==> flow/design.v <==
`timescale 1ns / 1ps
module spi_controller(
    input clk,
    input reset,
    output reg sensor_select,
    output reg write_start,
    output reg [7:0] write_data,
    output reg [2:0] write_count_bytes,
    input write_ready
    );
    parameter GYRO = 0;
    parameter ACCL = 1;
    parameter state_init = 0;
    parameter state_idle = 1;
    parameter state_gyro_x = 2;
    parameter state_idle_1 = 3;
    parameter state_gyro_y = 4;
    parameter state_idle_2 = 5;
    parameter state_accl_x = 6;
    parameter state_idle_3 = 7;
    parameter state_accl_y = 8;
    parameter state_idle_4 = 9;
    parameter state_accl_z = 10;
    parameter state_idle_5 = 11;
    reg [3:0] current_state;
    reg [3:0] next_state;
    always @ (posedge clk) begin
        if (reset)
            current_state <= state_init;
        else
            current_state <= next_state;
        end
    always @ (*) begin
        next_state = current_state;
        case (current_state)
            state_init: begin
                next_state = state_idle;
                end
            state_idle: begin
                if (write_ready)
                    next_state = state_gyro_x;
                end
            state_gyro_x: begin
                next_state = state_idle_1;
                end
            state_idle_1: begin
                if (write_ready)
                    next_state = state_gyro_y;
                end
            state_gyro_y: begin
                next_state = state_idle_2;
                end
            state_idle_2: begin
                if (write_ready)
                    next_state = state_accl_x;
                end
            state_accl_x: begin
                next_state = state_idle_3;
                end
            state_idle_3: begin
                if (write_ready)
                    next_state = state_accl_y;
                end
            state_accl_y: begin
                next_state = state_idle_4;
                end
            state_idle_4: begin
                if (write_ready)
                    next_state = state_accl_z;
                end
            state_accl_z: begin
                next_state = state_idle_5;
                end
            state_idle_5: begin
                if (write_ready)
                    next_state = state_gyro_x;
                end
            endcase
        end
    always @ (*) begin
        case (current_state)
            state_init: begin
                sensor_select = 1'b0;
                write_start = 1'b0;
                write_data = 8'd0;
                write_count_bytes = 3'b0;
                end
            state_idle: begin
                sensor_select = 1'b0;
                write_start = 1'b0;
                write_data = 8'd0;
                write_count_bytes = 3'b0;
                end
            state_gyro_x: begin
                sensor_select = GYRO;
                write_start = 1'b1;
                write_data = 8'h02;
                write_count_bytes = 3'd3;
                end
            state_idle_1: begin
                sensor_select = GYRO;
                write_start = 1'b0;
                write_data = 8'h02;
                write_count_bytes = 3'd3;
                end
            state_gyro_y: begin
                sensor_select = GYRO;
                write_start = 1'b1;
                write_data = 8'h04;
                write_count_bytes = 3'd3;
                end
            state_idle_2: begin
                sensor_select = GYRO;
                write_start = 1'b0;
                write_data = 8'h04;
                write_count_bytes = 3'd3;
                end
            state_accl_x: begin
                sensor_select = ACCL;
                write_start = 1'b1;
                write_data = 8'h12;
                write_count_bytes = 3'd4;
                end
            state_idle_3: begin
                sensor_select = ACCL;
                write_start = 1'b0;
                write_data = 8'h12;
                write_count_bytes = 3'd4;
                end
            state_accl_y: begin
                sensor_select = ACCL;
                write_start = 1'b1;
                write_data = 8'h14;
                write_count_bytes = 3'd4;
                end
            state_idle_4: begin
                sensor_select = ACCL;
                write_start = 1'b0;
                write_data = 8'h14;
                write_count_bytes = 3'd4;
                end
            state_accl_z: begin
                sensor_select = ACCL;
                write_start = 1'b1;
                write_data = 8'h16;
                write_count_bytes = 3'd4;
                end
            state_idle_5: begin
                sensor_select = ACCL;
                write_start = 1'b0;
                write_data = 8'h16;
                write_count_bytes = 3'd4;
                end
            default: begin
                sensor_select = 1'b0;
                write_start = 1'b0;
                write_data = 8'd0;
                write_count_bytes = 3'b0;
                end
            endcase
        end
endmodule
`timescale 1ns / 1ps
module spi_interface(
    input div_clk,
    input reset,
    input sensor_select,
    input write_start,
    input [7:0] write_data,
    input [2:0] write_count_bytes,
    output reg write_ready,
    output wire read_ready,
    output wire [7:0] read_data,
    output wire SCLK,
    output wire MOSI,
    input  wire MISO_G,
    output wire SS_G,
    input  wire MISO_A,
    output wire SS_A
    );
    parameter GYRO = 0;
    parameter ACCL = 1;
    parameter state_init = 0;
    parameter state_idle = 1;
    parameter state_write_init = 2;
    parameter state_write_set_ss = 3;
    parameter state_write_hi = 4;
    parameter state_write_lo = 5;
    parameter state_write_done = 6;
    reg [3:0] current_state;
    reg [3:0] next_state;
    reg [7:0] shift_reg_tx;
    reg tx_reset;
    reg tx_parallel_load_enable;
    reg tx_shift_right_enable;
    reg [7:0] shift_reg_rx;
    reg rx_reset;
    reg rx_shift_left_enable;
    reg slave_select_gyro;
    reg slave_select_accl;
    reg shared_clk;
    reg [3:0] count;
    reg [2:0] count_bytes;
    reg count_reset;
    reg count_load;
    reg count_enable;
    reg count_done;
    reg count_bytes_done;
    always @ (posedge div_clk) begin
        if (reset)
            current_state <= state_init;
        else
            current_state <= next_state;
        end
    always @ (*) begin
        next_state = current_state;
        case (current_state)
            state_init: begin
                next_state = state_idle;
                end
            state_idle: begin
                if (write_start)
                    next_state = state_write_init;
                end
            state_write_init: begin
                next_state = state_write_set_ss;
                end
            state_write_set_ss: begin
                next_state = state_write_hi;
                end
            state_write_hi: begin
                if (count_bytes_done)
                    next_state = state_write_done;
                else
                    next_state = state_write_lo;
                end
            state_write_lo: begin
                next_state = state_write_hi;
                end
            state_write_done: begin
                next_state = state_idle;
                end
            default: begin
                next_state = state_init;
                end
            endcase
        end
    always @ (posedge div_clk) begin
        if (tx_reset)
            shift_reg_tx <= 8'd0;
        else if (tx_parallel_load_enable)
            shift_reg_tx <= write_data;
        else if (tx_shift_right_enable)
            shift_reg_tx <= {shift_reg_tx[6:0], 1'b0};
        if (rx_reset)
            shift_reg_rx <= 8'd0;
        else if (rx_shift_left_enable && (sensor_select == GYRO))
            shift_reg_rx <= {shift_reg_rx[6:0], MISO_G};
        else if (rx_shift_left_enable && (sensor_select == ACCL))
            shift_reg_rx <= {shift_reg_rx[6:0], MISO_A};
        if (count_reset) begin
            count <= 4'd0;
            count_bytes <= 3'd0;
            count_done <= 1'b0;
            count_bytes_done <= 1'b0;
            end
        else if (count_load) begin
            count <= 4'd15;
            count_bytes <= write_count_bytes;
            end
        else if (count_enable) begin
            count <= count - 1;
            count_done <= 1'b0;
            if (count == 4'd1 && (write_count_bytes != count_bytes))
                count_done <= 1'b1;
            if (count == 4'd0) begin
                count_bytes <= count_bytes - 1;
                end
            if (count_bytes == 3'd1 && count == 4'd2)
                count_bytes_done <= 1'b1;
            end
        end
    always @ (*) begin
            write_ready = 1'b0;
            tx_reset = 1'b0;
            tx_parallel_load_enable = 1'b0;
            tx_shift_right_enable = 1'b0;
            rx_reset = 1'b0;
            rx_shift_left_enable = 1'b0;
            slave_select_gyro = 1'b1;
            slave_select_accl = 1'b1;
            shared_clk = 1'b0;
            count_reset = 1'b0;
            count_load = 1'b0;
            count_enable = 1'b0;
            case (current_state)
                state_init: begin
                    tx_reset = 1'b1;
                    rx_reset = 1'b1;
                    count_reset = 1'b1;
                    end
                state_idle: begin
                    write_ready = 1'b1;
                    count_reset = 1'b1;
                    end
                state_write_init: begin
                    count_load = 1'b1;
                    tx_parallel_load_enable = 1'b1;
                    end
                state_write_set_ss: begin
                    rx_shift_left_enable = 1'b1;
                    if (sensor_select == GYRO)
                        slave_select_gyro = 1'b0;
                    else
                        slave_select_accl = 1'b0;
                    end
                state_write_hi: begin
                    shared_clk = 1'b1;
                    tx_shift_right_enable = 1'b1;
                    count_enable = 1'b1;
                    if (sensor_select == GYRO)
                        slave_select_gyro = 1'b0;
                    else
                        slave_select_accl = 1'b0;
                    end
                state_write_lo: begin
                    shared_clk = 1'b0;
                    rx_shift_left_enable = 1'b1;
                    count_enable = 1'b1;
                    if (sensor_select == GYRO)
                        slave_select_gyro = 1'b0;
                    else
                        slave_select_accl = 1'b0;
                    end
                state_write_done: begin
                    shared_clk = 1'b0;
                    count_enable = 1'b1;
                    if (sensor_select == GYRO)
                        slave_select_gyro = 1'b0;
                    else
                        slave_select_accl = 1'b0;
                    end
                endcase
            end
        assign MOSI = shift_reg_tx[7];
        assign SS_G = slave_select_gyro;
        assign SS_A = slave_select_accl;
        assign SCLK = shared_clk;
        assign read_ready = count_done;
        assign read_data = shift_reg_rx;
endmodule
`timescale 1ns / 1ps
module spi_master(
    input clk,
    input reset,
    output wire read_ready,
    output wire [7:0] read_data,
    output wire SCLK,
    output wire MOSI,
    input  wire MISO_G,
    output wire SS_G,
    input  wire MISO_A,
    output wire SS_A
    );
    wire sensor_select;
    wire write_start;
    wire [7:0] write_data;
    wire [2:0] write_count_bytes;
    wire write_ready;
    spi_controller controller(.clk(clk),
                              .reset(reset),
                              .sensor_select(sensor_select),
                              .write_start(write_start),
                              .write_data(write_data),
                              .write_count_bytes(write_count_bytes),
                              .write_ready(write_ready));
    spi_interface spi_if(.div_clk(clk),
                            .reset(reset),
                            .sensor_select(sensor_select),
                            .write_start(write_start),
                            .write_data(write_data),
                            .write_count_bytes(write_count_bytes),
                            .write_ready(write_ready),
                            .read_ready(read_ready),
                            .read_data(read_data),
                            .SCLK(SCLK),
                            .MOSI(MOSI),
                            .MISO_G(MISO_G),
                            .SS_G(SS_G),
                            .MISO_A(MISO_A),
                            .SS_A(SS_A));
endmodule
`timescale 1ns / 1ps
module spi_axis_bridge(
    input clk,
    input reset,
    input read_ready,
    input [7:0] read_data,
    input TREADY,
    output reg TVALID,
    output [103:0] TDATA
    );
    reg [103:0] register_buffer;
    reg [3:0] internal_counter;
    always @ (posedge clk) begin
        if (reset)
            register_buffer <= 104'd0;
        else if (read_ready)
            register_buffer <= {register_buffer[95:0], read_data};
        end
    always @ (posedge clk) begin
        if (reset)
            internal_counter <= 4'd0;
        else if (internal_counter == 4'd13)
            internal_counter <= 4'd0;
        else if (read_ready)
            internal_counter <= internal_counter + 1'b1;
        end
    always @ (posedge clk) begin
        if (reset)
            TVALID <= 1'b0;
        else if (internal_counter == 4'd13)
            TVALID <= 1'b1;
        else if (TVALID && TREADY)
            TVALID <= 1'b0;
        end
    assign TDATA = register_buffer;
endmodule
`timescale 1 ns / 1 ns
module preprocessor
          (clk,
           reset,
           RAW_GYRO_X,
           RAW_GYRO_Y,
           RAW_ACCL_X,
           RAW_ACCL_Y,
           RAW_ACCL_Z,
           GYRO_X,
           GYRO_Y,
           ACCL_X,
           ACCL_Y,
           ACCL_Z,
           TVALID,
           TREADY);
  input   clk;
  input   reset;
  input   signed [15:0] RAW_GYRO_X;   
  input   signed [15:0] RAW_GYRO_Y;   
  input   signed [15:0] RAW_ACCL_X;   
  input   signed [15:0] RAW_ACCL_Y;   
  input   signed [15:0] RAW_ACCL_Z;   
  output  signed [15:0] GYRO_X;   
  output  signed [15:0] GYRO_Y;   
  output  signed [15:0] ACCL_X;   
  output  signed [15:0] ACCL_Y;   
  output  signed [15:0] ACCL_Z;   
  input TVALID;
  output TREADY;
  assign TREADY = 1'b1;
  wire signed [30:0] Data_Type_Conversion6_out1;   
  wire signed [61:0] Gain8_mul_temp;   
  wire signed [16:0] Gain8_out1;   
  wire signed [33:0] Gain12_mul_temp;   
  wire signed [15:0] Gain12_out1;   
  reg signed [15:0] Unit_Delay_out1;   
  wire signed [30:0] Data_Type_Conversion1_out1;   
  wire signed [61:0] Gain2_mul_temp;   
  wire signed [16:0] Gain2_out1;   
  wire signed [33:0] Gain1_mul_temp;   
  wire signed [15:0] Gain1_out1;   
  reg signed [15:0] Unit_Delay1_out1;   
  wire signed [30:0] Data_Type_Conversion_out1;   
  wire signed [61:0] Gain3_mul_temp;   
  wire signed [16:0] Gain3_out1;   
  wire signed [33:0] Gain4_mul_temp;   
  wire signed [15:0] Gain4_out1;   
  reg signed [15:0] Unit_Delay2_out1;   
  wire signed [30:0] Data_Type_Conversion2_out1;   
  wire signed [61:0] Gain5_mul_temp;   
  wire signed [16:0] Gain5_out1;   
  wire signed [33:0] Gain6_mul_temp;   
  wire signed [15:0] Gain6_out1;   
  reg signed [15:0] Unit_Delay3_out1;   
  wire signed [30:0] Data_Type_Conversion3_out1;   
  wire signed [61:0] Gain7_mul_temp;   
  wire signed [16:0] Gain7_out1;   
  wire signed [33:0] Gain9_mul_temp;   
  wire signed [15:0] Gain9_out1;   
  reg signed [15:0] Unit_Delay4_out1;   
  assign Data_Type_Conversion6_out1 = {RAW_GYRO_X, 15'b000000000000000};
  assign Gain8_mul_temp = 31'sb0100000000000000100000000000001 * Data_Type_Conversion6_out1;
  assign Gain8_out1 = Gain8_mul_temp[60:44] + $signed({1'b0, Gain8_mul_temp[43] & (( ~ Gain8_mul_temp[61]) | (|Gain8_mul_temp[42:0]))});
  assign Gain12_mul_temp = 17'sb01111101000000000 * Gain8_out1;
  assign Gain12_out1 = Gain12_mul_temp[31:16] + $signed({1'b0, Gain12_mul_temp[15] & (( ~ Gain12_mul_temp[33]) | (|Gain12_mul_temp[14:0]))});
  always @(posedge clk)
    begin : Unit_Delay_process
      if (reset == 1'b1) begin
        Unit_Delay_out1 <= 16'sb0000000000000000;
      end
      else if (TREADY && TVALID) begin
        Unit_Delay_out1 <= Gain12_out1;
      end
    end
  assign GYRO_X = Unit_Delay_out1;
  assign Data_Type_Conversion1_out1 = {RAW_GYRO_Y, 15'b000000000000000};
  assign Gain2_mul_temp = 31'sb0100000000000000100000000000001 * Data_Type_Conversion1_out1;
  assign Gain2_out1 = Gain2_mul_temp[60:44] + $signed({1'b0, Gain2_mul_temp[43] & (( ~ Gain2_mul_temp[61]) | (|Gain2_mul_temp[42:0]))});
  assign Gain1_mul_temp = 17'sb01111101000000000 * Gain2_out1;
  assign Gain1_out1 = Gain1_mul_temp[31:16] + $signed({1'b0, Gain1_mul_temp[15] & (( ~ Gain1_mul_temp[33]) | (|Gain1_mul_temp[14:0]))});
  always @(posedge clk)
    begin : Unit_Delay1_process
      if (reset == 1'b1) begin
        Unit_Delay1_out1 <= 16'sb0000000000000000;
      end
      else if (TREADY && TVALID) begin
        Unit_Delay1_out1 <= Gain1_out1;
      end
    end
  assign GYRO_Y = Unit_Delay1_out1;
  assign Data_Type_Conversion_out1 = {RAW_ACCL_X, 15'b000000000000000};
  assign Gain3_mul_temp = 31'sb0100000000000000100000000000001 * Data_Type_Conversion_out1;
  assign Gain3_out1 = Gain3_mul_temp[60:44] + $signed({1'b0, Gain3_mul_temp[43] & (( ~ Gain3_mul_temp[61]) | (|Gain3_mul_temp[42:0]))});
  assign Gain4_mul_temp = 17'sb01011101110000000 * Gain3_out1;
  assign Gain4_out1 = Gain4_mul_temp[31:16] + $signed({1'b0, Gain4_mul_temp[15] & (( ~ Gain4_mul_temp[33]) | (|Gain4_mul_temp[14:0]))});
  always @(posedge clk)
    begin : Unit_Delay2_process
      if (reset == 1'b1) begin
        Unit_Delay2_out1 <= 16'sb0000000000000000;
      end
      else if (TREADY && TVALID) begin
        Unit_Delay2_out1 <= Gain4_out1;
      end
    end
  assign ACCL_X = Unit_Delay2_out1;
  assign Data_Type_Conversion2_out1 = {RAW_ACCL_Y, 15'b000000000000000};
  assign Gain5_mul_temp = 31'sb0100000000000000100000000000001 * Data_Type_Conversion2_out1;
  assign Gain5_out1 = Gain5_mul_temp[60:44] + $signed({1'b0, Gain5_mul_temp[43] & (( ~ Gain5_mul_temp[61]) | (|Gain5_mul_temp[42:0]))});
  assign Gain6_mul_temp = 17'sb01011101110000000 * Gain5_out1;
  assign Gain6_out1 = Gain6_mul_temp[31:16] + $signed({1'b0, Gain6_mul_temp[15] & (( ~ Gain6_mul_temp[33]) | (|Gain6_mul_temp[14:0]))});
  always @(posedge clk)
    begin : Unit_Delay3_process
      if (reset == 1'b1) begin
        Unit_Delay3_out1 <= 16'sb0000000000000000;
      end
      else if (TREADY && TVALID) begin
        Unit_Delay3_out1 <= Gain6_out1;
      end
    end
  assign ACCL_Y = Unit_Delay3_out1;
  assign Data_Type_Conversion3_out1 = {RAW_ACCL_Z, 15'b000000000000000};
  assign Gain7_mul_temp = 31'sb0100000000000000100000000000001 * Data_Type_Conversion3_out1;
  assign Gain7_out1 = Gain7_mul_temp[60:44] + $signed({1'b0, Gain7_mul_temp[43] & (( ~ Gain7_mul_temp[61]) | (|Gain7_mul_temp[42:0]))});
  assign Gain9_mul_temp = 17'sb01011101110000000 * Gain7_out1;
  assign Gain9_out1 = Gain9_mul_temp[31:16] + $signed({1'b0, Gain9_mul_temp[15] & (( ~ Gain9_mul_temp[33]) | (|Gain9_mul_temp[14:0]))});
  always @(posedge clk)
    begin : Unit_Delay4_process
      if (reset == 1'b1) begin
        Unit_Delay4_out1 <= 16'sb0000000000000000;
      end
      else if (TREADY && TVALID) begin
        Unit_Delay4_out1 <= Gain9_out1;
      end
    end
  assign ACCL_Z = Unit_Delay4_out1;
endmodule
`timescale 1ns / 1ps
module attitude_estimation(
    input clk,
    input reset,
    output SCLK,
    output MOSI,
    input  MISO_G,
    output SS_G,
    input  MISO_A,
    output SS_A,
    output [15:0] gyro_x,
    output [15:0] gyro_y,
    output [15:0] accl_x,
    output [15:0] accl_y,
    output [15:0] accl_z
    );
    wire read_ready;
    wire [7:0] read_data;
    wire TREADY;
    wire TVALID;
    wire [103:0] TDATA;
    spi_master master (.clk(clk),
                       .reset(reset),
                       .read_ready(read_ready),
                       .read_data(read_data),
                       .SCLK(SCLK),
                       .MOSI(MOSI),
                       .MISO_G(MISO_G),
                       .SS_G(SS_G),
                       .MISO_A(MISO_A),
                       .SS_A(SS_A));
    spi_axis_bridge bridge (.clk(clk),
                            .reset(reset),
                            .read_ready(read_ready),
                            .read_data(read_data),
                            .TREADY(TREADY),
                            .TVALID(TVALID),
                            .TDATA(TDATA));
    preprocessor preprocessor (.clk(clk),
                               .reset(reset),
                               .RAW_GYRO_X({TDATA[95:88], TDATA[103:96]}),
                               .RAW_GYRO_Y({TDATA[79:72], TDATA[87:80]}),
                               .RAW_ACCL_X({TDATA[55:48], TDATA[63:56]}),
                               .RAW_ACCL_Y({TDATA[31:24], TDATA[39:32]}),
                               .RAW_ACCL_Z({TDATA[7:0], TDATA[15:8]}),
                               .GYRO_X(gyro_x),
                               .GYRO_Y(gyro_y),
                               .ACCL_X(accl_x),
                               .ACCL_Y(accl_y),
                               .ACCL_Z(accl_z),
                               .TREADY(TREADY),
                               .TVALID(TVALID));
endmodule
; ---- From RTL to reports: attitude_estimation
; Tool output for the design above before and after an edit, in the order of the flow.
; Lines under "orig" count in the file above, lines under "edited" in the edited file.
; "delta": "edited" minus "orig" as printed here. "rel_change_pct": 100 x difference / "orig".
; Library cell names are shortened.
; A cell with - has no value.
[design]
top_module = attitude_estimation
clk_port = clk
lib = sky130hd
lib_corner = tt_025C_1v80

; ---- Edit of the RTL
; The edit as a unified diff against the file above.
; A script made this edit. It changes what the design does and was not meant as an optimisation.
; begin of diff
@@ -534,5 +534,5 @@
   assign ACCL_X = Unit_Delay2_out1;
   assign Data_Type_Conversion2_out1 = {RAW_ACCL_Y, 15'b000000000000000};
-  assign Gain5_mul_temp = 31'sb0100000000000000100000000000001 * Data_Type_Conversion2_out1;
+  assign Gain5_mul_temp = 31'sb0100000000000000100000000000001 + Data_Type_Conversion2_out1;
   assign Gain5_out1 = Gain5_mul_temp[60:44] + $signed({1'b0, Gain5_mul_temp[43] & (( ~ Gain5_mul_temp[61]) | (|Gain5_mul_temp[42:0]))});
   assign Gain6_mul_temp = 17'sb01011101110000000 * Gain5_out1;
; end of diff

; ---- Elaborated design
; Counts by Yosys on the flattened word-level netlist (proc, flatten, opt, wreduce; memories kept). Print and check cells are left out. Cells with the same type and inputs are merged into one.
; Yosys's memory passes give these memory sizes; they may raise the number of words (mostly to a power of two), join words into wider ones and drop unused or constant bits.
[word_totals]
columns = element, orig, edited, delta, rel_change_pct
row1 = ff_bits, 222, 222, 0, 0.00
row2 = latch_bits, 0, 0, 0, -
row3 = ram_bits, 0, 0, 0, -
row4 = rom_bits, 128, 128, 0, 0.00
row5 = clocked_rd_ports_x_width, 8, 8, 0, 0.00
row6 = mem_count, 1, 1, 0, 0.00
row7 = inputBits, 4, 4, 0, 0.00
row8 = output_inout_bits, 84, 84, 0, 0.00
[memory_table]
columns = element, orig, edited
row1 = memory_list, 16 x 8 bit 1R0W, 16 x 8 bit 1R0W
[op_classes]
columns = element, orig, edited, delta, rel_change_pct
row1 = add_sub_neg, 13, 14, 1, 7.69
row2 = multipliers, 10, 9, -1, -10.00
row3 = div, 0, 0, 0, -
row4 = n_cmp, 0, 0, 0, -
row5 = n_eq, 28, 28, 0, 0.00
row6 = shift, 0, 0, 0, -
row7 = muxes, 33, 33, 0, 0.00
row8 = logic, 32, 32, 0, 0.00
row9 = reduce_logical, 33, 33, 0, 0.00
[ops]
columns = cell, orig, edited, delta, rel_change_pct
row1 = 31-bit by 16-bit multiplier with 47-bit output (first input constant), 5, 4, -1, -20.00
row2 = 28-bit OR reduction, 5, 4, -1, -20.00
row3 = 31-bit by 31-bit adder with 32-bit output (first input constant), 0, 1, 1, -
row4 = 43-bit OR reduction, 0, 1, 1, -
; Unchanged operator kinds not shown: 37.

; ---- Longest topological paths
; Depth = most cells in a row (Yosys ltp): at word level without a register or memory, in the mapped netlist without a sequential cell, where the memories' decode and read muxes count.
[logic_depth]
columns = element, orig, edited, delta, rel_change_pct
row1 = ltp_word, 10, 10, 0, 0.00
row2 = ABC_AREA, 0, 0, -, -
row3 = depth_mapped, 62, 56, -6, -9.68
row4 = ltp_nobuf, 60, 56, -4, -6.67

; ---- Synthesis result
; Yosys stat after the flow's synthesis: flattened, memories mapped to cells. It holds for the ABC_AREA given above (unset counts as 0); a run with the other value may have another netlist.
[types]
columns = cell, orig, edited, delta, rel_change_pct
row1 = inv_1, 744, 591, -153, -20.56
row2 = ha_1, 740, 589, -151, -20.41
row3 = fa_1, 380, 297, -83, -21.84
row4 = nor2_1, 363, 296, -67, -18.46
row5 = xnor2_1, 238, 179, -59, -24.79
row6 = nand2_1, 210, 158, -52, -24.76
row7 = a21oi_1, 203, 156, -47, -23.15
row8 = nor3_1, 87, 53, -34, -39.08
row9 = xor2_1, 162, 130, -32, -19.75
row10 = clkbuf_1, 106, 75, -31, -29.25
row11 = nand3_1, 93, 68, -25, -26.88
row12 = dfxtp_1, 229, 213, -16, -6.99
row13 = a211oi_1, 87, 71, -16, -18.39
row14 = buf_4, 2, 18, 16, 800.00
row15 = a21o_1, 87, 73, -14, -16.09
row16 = o31ai_1, 23, 10, -13, -56.52
row17 = a31oi_1, 48, 36, -12, -25.00
row18 = nor4_1, 38, 27, -11, -28.95
; Unchanged cell types not shown: 13.
; Not every row of either side is listed.
[synth_totals]
columns = element, orig, edited, delta, rel_change_pct
row1 = cell_count, 4628, 3770, -858, -18.54
row2 = synth_area_um2, 40239.8, 33168.1, -7071.7, -17.57
row3 = sequential_area_um2, 4584.4, 4264.1, -320.3, -6.99
row4 = flip_flops, 229, 213, -16, -6.99
row5 = buffers, 134, 124, -10, -7.46
; The figures by module come from a second, unflattened synthesis with its own total; it is not the netlist above.
[hier_totals]
columns = element, orig, edited, delta, rel_change_pct
row1 = hier_cells, 4824, 3801, -1023, -21.21
row2 = hier_area_um2, 41941.5, 33500.9, -8440.6, -20.12
; Each row is one instance without its submodules.
[by_module_orig]
columns = mod, n_inst, cells, area_um2, mod_seq_area_um2
row1 = preprocessor, 1, 4246, 36117.1, 1601.5
row2 = spi_axis_bridge, 1, 358, 3881.2, 2182.1
row3 = spi_interface, 1, 161, 1408.9, 640.6
row4 = spi_controller, 1, 59, 534.3, 180.2
row5 = (no name shown), 1, 0, 0.0, 0.0
row6 = spi_master, 1, 0, 0.0, 0.0
[by_module_edited]
columns = mod, n_inst, cells, area_um2, mod_seq_area_um2
row1 = preprocessor, 1, 3223, 27676.5, 1281.2
row2 = spi_axis_bridge, 1, 358, 3881.2, 2182.1
row3 = spi_interface, 1, 161, 1408.9, 640.6
row4 = spi_controller, 1, 59, 534.3, 180.2
row5 = (no name shown), 1, 0, 0.0, 0.0
row6 = spi_master, 1, 0, 0.0, 0.0

; ---- Path before layout
; OpenSTA on the mapped netlist: ideal clock, no wires. The path of least setup slack (recovery checks aside). Input and output delay are each 20% of the period. Register names are those of the netlist, which keeps one name where synthesis merged equal registers.
[synth_timing]
columns = element, orig, edited, delta, rel_change_pct
row1 = path_kind, reg-to-reg, reg-to-reg, -, -
row2 = start, reg bridge.register_buffer[31], reg bridge.register_buffer[95], -, -
row3 = end, reg preprocessor.Unit_Delay3_out1[10], reg preprocessor.Unit_Delay_out1[14], -, -
row4 = tclk_ps, 16000, 16000, 0, 0.00
row5 = t_first_pin_ps, 0, 0, 0, -
row6 = arrival_ps, 12411, 11756, -655, -5.28
row7 = required_ps, 15909, 15914, 5, 0.03
row8 = slack_ps, 3498, 4159, 661, -
row9 = delay_ps, 12502, 11842, -660, -5.28
row10 = stages, 55, 56, 1, 1.82
row11 = path_buffers, 2, 0, -2, -100.00
row12 = period_less_setup_slack_ps, 12502, 11841, -661, -5.29
; "delay_ps" = arrival - input delay + setup time.
; "stages" counts driving pins, that of a launching flip-flop among them; a cell with two outputs on the path counts twice.
; "period_less_setup_slack_ps" = period - worst setup slack (recovery checks aside). The figure is calculated, with input and output delays left at 20% of the set period.
; The rows between start and end are the longest chain of elaborated cells between them; the timing report does not say that the signal goes this way. Where chains are equally long, one stands for them.
; Each line given opens the expression or statement behind the cell; cells for indexed reads and writes are added by Yosys, which also makes memories of some case tables.
[synth_via_orig]
path_cell_list = dfxtp_1 > ha_1 > fa_1 > ha_1 > fa_1 > ha_1 > ha_1 > clkbuf_1 > nand3_1 > a311oi_1 > o21ai_0 > a21oi_1 > nor2_1 > o21ai_0 > nand2_1 > a21oi_1 > xnor2_1 > a211oi_1 > [19 not listed] > ha_1 > clkbuf_1 > a41oi_1 > o21ai_0 > a21oi_1 > o31ai_1 > a31oi_1 > o21ai_0 > a21o_1 > a21oi_1 > o21ai_0 > xor2_1 > a21oi_1 > ha_1 > ha_1 > nand4_1 > or3_1 > a311oi_1
elab_chain_len = 10
[synth_rtl_orig]
columns = element, line_no
row1 = from (decl), 403  ; reg [103:0] register_buffer;
row2 = from (assign), 407  ; register_buffer <= 104'd0;
row3 = from (assign), 409  ; register_buffer <= {register_buffer[95:0], read_data};
row4 = 31-bit by 16-bit multiplier with 47-bit output, 536  ; assign Gain5_mul_temp = 31'sb0100000000000000100000000000001 * Data_Type_Conversion2_out1;
row5 = 1-bit NOT, 537  ; assign Gain5_out1 = Gain5_mul_temp[60:44] + $signed({1'b0, Gain5_mul_temp[43] & (( ~ Gain5_mul_temp[61]) | (|G ...
row6 = 1-bit bitwise OR, 537
row7 = 1-bit bitwise AND, 537
row8 = 17-bit by 1-bit adder with 17-bit output, 537
row9 = 10-bit by 17-bit multiplier with 27-bit output, 538  ; assign Gain6_mul_temp = 17'sb01011101110000000 * Gain5_out1;
row10 = 1-bit NOT, 539  ; assign Gain6_out1 = Gain6_mul_temp[31:16] + $signed({1'b0, Gain6_mul_temp[15] & (( ~ Gain6_mul_temp[33]) | (|G ...
row11 = 1-bit bitwise OR, 539
row12 = 1-bit bitwise AND, 539
row13 = 16-bit by 1-bit adder with 16-bit output, 539
row14 = to (assign), 543  ; Unit_Delay3_out1 <= 16'sb0000000000000000;
row15 = to (assign), 546  ; Unit_Delay3_out1 <= Gain6_out1;
row16 = to (decl), 483  ; reg signed [15:0] Unit_Delay3_out1;
[synth_via_edited]
path_cell_list = dfxtp_1 > ha_1 > inv_1 > fa_1 > inv_1 > ha_1 > fa_1 > ha_1 > ha_1 > nand2_1 > or4_1 > a21oi_1 > o21a_1 > o21a_1 > nand2b_1 > a21oi_1 > o21bai_1 > a21oi_1 > [20 not listed] > a21o_1 > a21oi_1 > o311ai_0 > a21oi_1 > o21bai_1 > a21o_1 > a31o_2 > a31oi_1 > xnor2_1 > a31oi_1 > ha_1 > ha_1 > and2_1 > nand2_1 > nor4_1 > nand3_1 > xor2_1 > a211oi_1
elab_chain_len = 10
[synth_rtl_edited]
columns = element, line_no
row1 = from (decl), 403  ; reg [103:0] register_buffer;
row2 = from (assign), 407  ; register_buffer <= 104'd0;
row3 = from (assign), 409  ; register_buffer <= {register_buffer[95:0], read_data};
row4 = 31-bit by 16-bit multiplier with 47-bit output, 491  ; assign Gain8_mul_temp = 31'sb0100000000000000100000000000001 * Data_Type_Conversion6_out1;
row5 = 1-bit NOT, 492  ; assign Gain8_out1 = Gain8_mul_temp[60:44] + $signed({1'b0, Gain8_mul_temp[43] & (( ~ Gain8_mul_temp[61]) | (|G ...
row6 = 1-bit bitwise OR, 492
row7 = 1-bit bitwise AND, 492
row8 = 17-bit by 1-bit adder with 17-bit output, 492
row9 = 8-bit by 17-bit multiplier with 25-bit output, 493  ; assign Gain12_mul_temp = 17'sb01111101000000000 * Gain8_out1;
row10 = 1-bit NOT, 494  ; assign Gain12_out1 = Gain12_mul_temp[31:16] + $signed({1'b0, Gain12_mul_temp[15] & (( ~ Gain12_mul_temp[33]) | ...
row11 = 1-bit bitwise OR, 494
row12 = 1-bit bitwise AND, 494
row13 = 16-bit by 1-bit adder with 16-bit output, 494
row14 = to (assign), 498  ; Unit_Delay_out1 <= 16'sb0000000000000000;
row15 = to (assign), 501  ; Unit_Delay_out1 <= Gain12_out1;
row16 = to (decl), 465  ; reg signed [15:0] Unit_Delay_out1;

; ---- Worst path after layout
; Path of least setup slack in the final report of the runs of pair 1 (OpenROAD, finished layout, wires in). Where an end is a register, its clock arrival counts in the times.
; The report prints the path's times to 10 ps; the period is as set.
[layout_timing]
columns = element, orig, edited, delta, rel_change_pct
row1 = path_kind, reg-to-reg, reg-to-reg, -, -
row2 = start, reg bridge.register_buffer[55], reg bridge.register_buffer[95], -, -
row3 = end, reg preprocessor.Unit_Delay2_out1[8], reg preprocessor.Unit_Delay_out1[14], -, -
row4 = tclk_ps, 14600, 14600, 0, 0.00
row5 = t_first_pin_ps, 580, 560, -20, -3.45
row6 = arrival_ps, 14000, 14060, 60, 0.43
row7 = required_ps, 15020, 15070, 50, 0.33
row8 = slack_ps, 1020, 1010, -10, -
row9 = stages, 51, 54, 3, 5.88
row10 = path_buffers, 1, 0, -1, -100.00
; The rows between start and end are the longest chain of elaborated cells between them; the timing report does not say that the signal goes this way. Where chains are equally long, one stands for them.
[layout_via_orig]
path_cell_list = dfxtp_1 > buf_4 > ha_1 > inv_1 > fa_1 > inv_1 > ha_1 > fa_1 > ha_1 > ha_1 > nand2_1 > o21bai_1 > a22o_1 > a211oi_1 > a211oi_1 > o21a_1 > o21a_1 > nor2_1 > [15 not listed] > ha_1 > a21oi_1 > nand2_1 > a21o_1 > a31o_2 > a31o_2 > a21oi_1 > o21ai_0 > a21o_1 > a21oi_1 > xnor2_1 > a21oi_1 > ha_1 > ha_1 > and2_1 > and2_1 > xnor2_1 > a211oi_1
elab_chain_len = 10
[layout_rtl_orig]
columns = element, line_no
row1 = from (decl), 403  ; reg [103:0] register_buffer;
row2 = from (assign), 407  ; register_buffer <= 104'd0;
row3 = from (assign), 409  ; register_buffer <= {register_buffer[95:0], read_data};
row4 = 31-bit by 16-bit multiplier with 47-bit output, 521  ; assign Gain3_mul_temp = 31'sb0100000000000000100000000000001 * Data_Type_Conversion_out1;
row5 = 1-bit NOT, 522  ; assign Gain3_out1 = Gain3_mul_temp[60:44] + $signed({1'b0, Gain3_mul_temp[43] & (( ~ Gain3_mul_temp[61]) | (|G ...
row6 = 1-bit bitwise OR, 522
row7 = 1-bit bitwise AND, 522
row8 = 17-bit by 1-bit adder with 17-bit output, 522
row9 = 10-bit by 17-bit multiplier with 27-bit output, 523  ; assign Gain4_mul_temp = 17'sb01011101110000000 * Gain3_out1;
row10 = 1-bit NOT, 524  ; assign Gain4_out1 = Gain4_mul_temp[31:16] + $signed({1'b0, Gain4_mul_temp[15] & (( ~ Gain4_mul_temp[33]) | (|G ...
row11 = 1-bit bitwise OR, 524
row12 = 1-bit bitwise AND, 524
row13 = 16-bit by 1-bit adder with 16-bit output, 524
row14 = to (assign), 528  ; Unit_Delay2_out1 <= 16'sb0000000000000000;
row15 = to (assign), 531  ; Unit_Delay2_out1 <= Gain4_out1;
row16 = to (decl), 477  ; reg signed [15:0] Unit_Delay2_out1;
[layout_via_edited]
path_cell_list = dfxtp_1 > ha_1 > inv_1 > fa_1 > inv_1 > ha_1 > fa_1 > ha_1 > ha_1 > nand2_1 > or4_1 > a21oi_1 > o21a_1 > o21a_1 > nand2b_1 > a21oi_1 > o21bai_1 > a21oi_1 > [18 not listed] > a21o_1 > a21oi_1 > o311ai_0 > a21oi_1 > o21bai_1 > a21o_1 > a31o_2 > a31oi_1 > xnor2_1 > a31oi_1 > ha_1 > ha_1 > and2_1 > nand2_1 > nor4_1 > nand3_1 > xor2_1 > a211oi_1
elab_chain_len = 10
[layout_rtl_edited]
columns = element, line_no
row1 = from (decl), 403  ; reg [103:0] register_buffer;
row2 = from (assign), 407  ; register_buffer <= 104'd0;
row3 = from (assign), 409  ; register_buffer <= {register_buffer[95:0], read_data};
row4 = 31-bit by 16-bit multiplier with 47-bit output, 491  ; assign Gain8_mul_temp = 31'sb0100000000000000100000000000001 * Data_Type_Conversion6_out1;
row5 = 1-bit NOT, 492  ; assign Gain8_out1 = Gain8_mul_temp[60:44] + $signed({1'b0, Gain8_mul_temp[43] & (( ~ Gain8_mul_temp[61]) | (|G ...
row6 = 1-bit bitwise OR, 492
row7 = 1-bit bitwise AND, 492
row8 = 17-bit by 1-bit adder with 17-bit output, 492
row9 = 8-bit by 17-bit multiplier with 25-bit output, 493  ; assign Gain12_mul_temp = 17'sb01111101000000000 * Gain8_out1;
row10 = 1-bit NOT, 494  ; assign Gain12_out1 = Gain12_mul_temp[31:16] + $signed({1'b0, Gain12_mul_temp[15] & (( ~ Gain12_mul_temp[33]) | ...
row11 = 1-bit bitwise OR, 494
row12 = 1-bit bitwise AND, 494
row13 = 16-bit by 1-bit adder with 16-bit output, 494
row14 = to (assign), 498  ; Unit_Delay_out1 <= 16'sb0000000000000000;
row15 = to (assign), 501  ; Unit_Delay_out1 <= Gain12_out1;
row16 = to (decl), 465  ; reg signed [15:0] Unit_Delay_out1;

; ---- Layout results
; Both versions went through the flow (Yosys, OpenROAD) with the same settings in each pair. Constraints: input delay and output delay 20% of the set period each, output load 0.01 pF.
[flow_settings_pair_1]
CORE_UTILIZATION = 40
period_ns = 14.6
CAP_MARGIN = 20
CORE_MARGIN = 2
SLEW_MARGIN = 20
[measured_pair_1]
columns = element, orig, edited, delta, rel_change_pct
row1 = synthArea_um2, 40239.8, 33168.1, -7071.7, -17.57
row2 = design_die_area_um2, 103153.0, 85240.6, -17912.4, -17.36
row3 = cell_area_final_um2, 43364.1, 35689.2, -7674.9, -17.70
row4 = final_util_frac, 0.434, 0.435, 0.001, -
row5 = setup_ws_ps, 1020, 1008, -12, -
row6 = setup_tns_ps, 0, 0, 0, -
row7 = holdWs_ps, 452, 455, 3, -
row8 = power_total_mw, 1.340, 1.279, -0.061, -4.55
row9 = achievedPeriod_ps, 13580, 13592, 12, 0.09
[flow_settings_pair_2]
CORE_MARGIN = 6
CORE_UTILIZATION = 70
GPL_TIMING_DRIVEN = 1
PLACE_DENSITY = 0.67
period_ns = 19.0
CAP_MARGIN = 20
SLEW_MARGIN = 20
[measured_pair_2]
columns = element, orig, edited, delta, rel_change_pct
row1 = synthArea_um2, 40239.8, 33168.1, -7071.7, -17.57
row2 = design_die_area_um2, 63383.1, 52750.6, -10632.5, -16.77
row3 = cell_area_final_um2, 42411.9, 35087.4, -7324.5, -17.27
row4 = final_util_frac, 0.749, 0.752, 0.003, -
row5 = setup_ws_ps, 5083, 4701, -382, -
row6 = setup_tns_ps, 0, 0, 0, -
row7 = holdWs_ps, 459, 469, 10, -
row8 = power_total_mw, 0.9770, 0.9896, 0.0126, 1.29
row9 = achievedPeriod_ps, 13917, 14299, 382, 2.74
; "achievedPeriod_ps" means the clock period less the worst setup slack. The figure is calculated, with input and output delays left at 20% of the set period.
; "power_total_mw" rests on the timing tool's default activity at the inputs, not on a simulated workload.
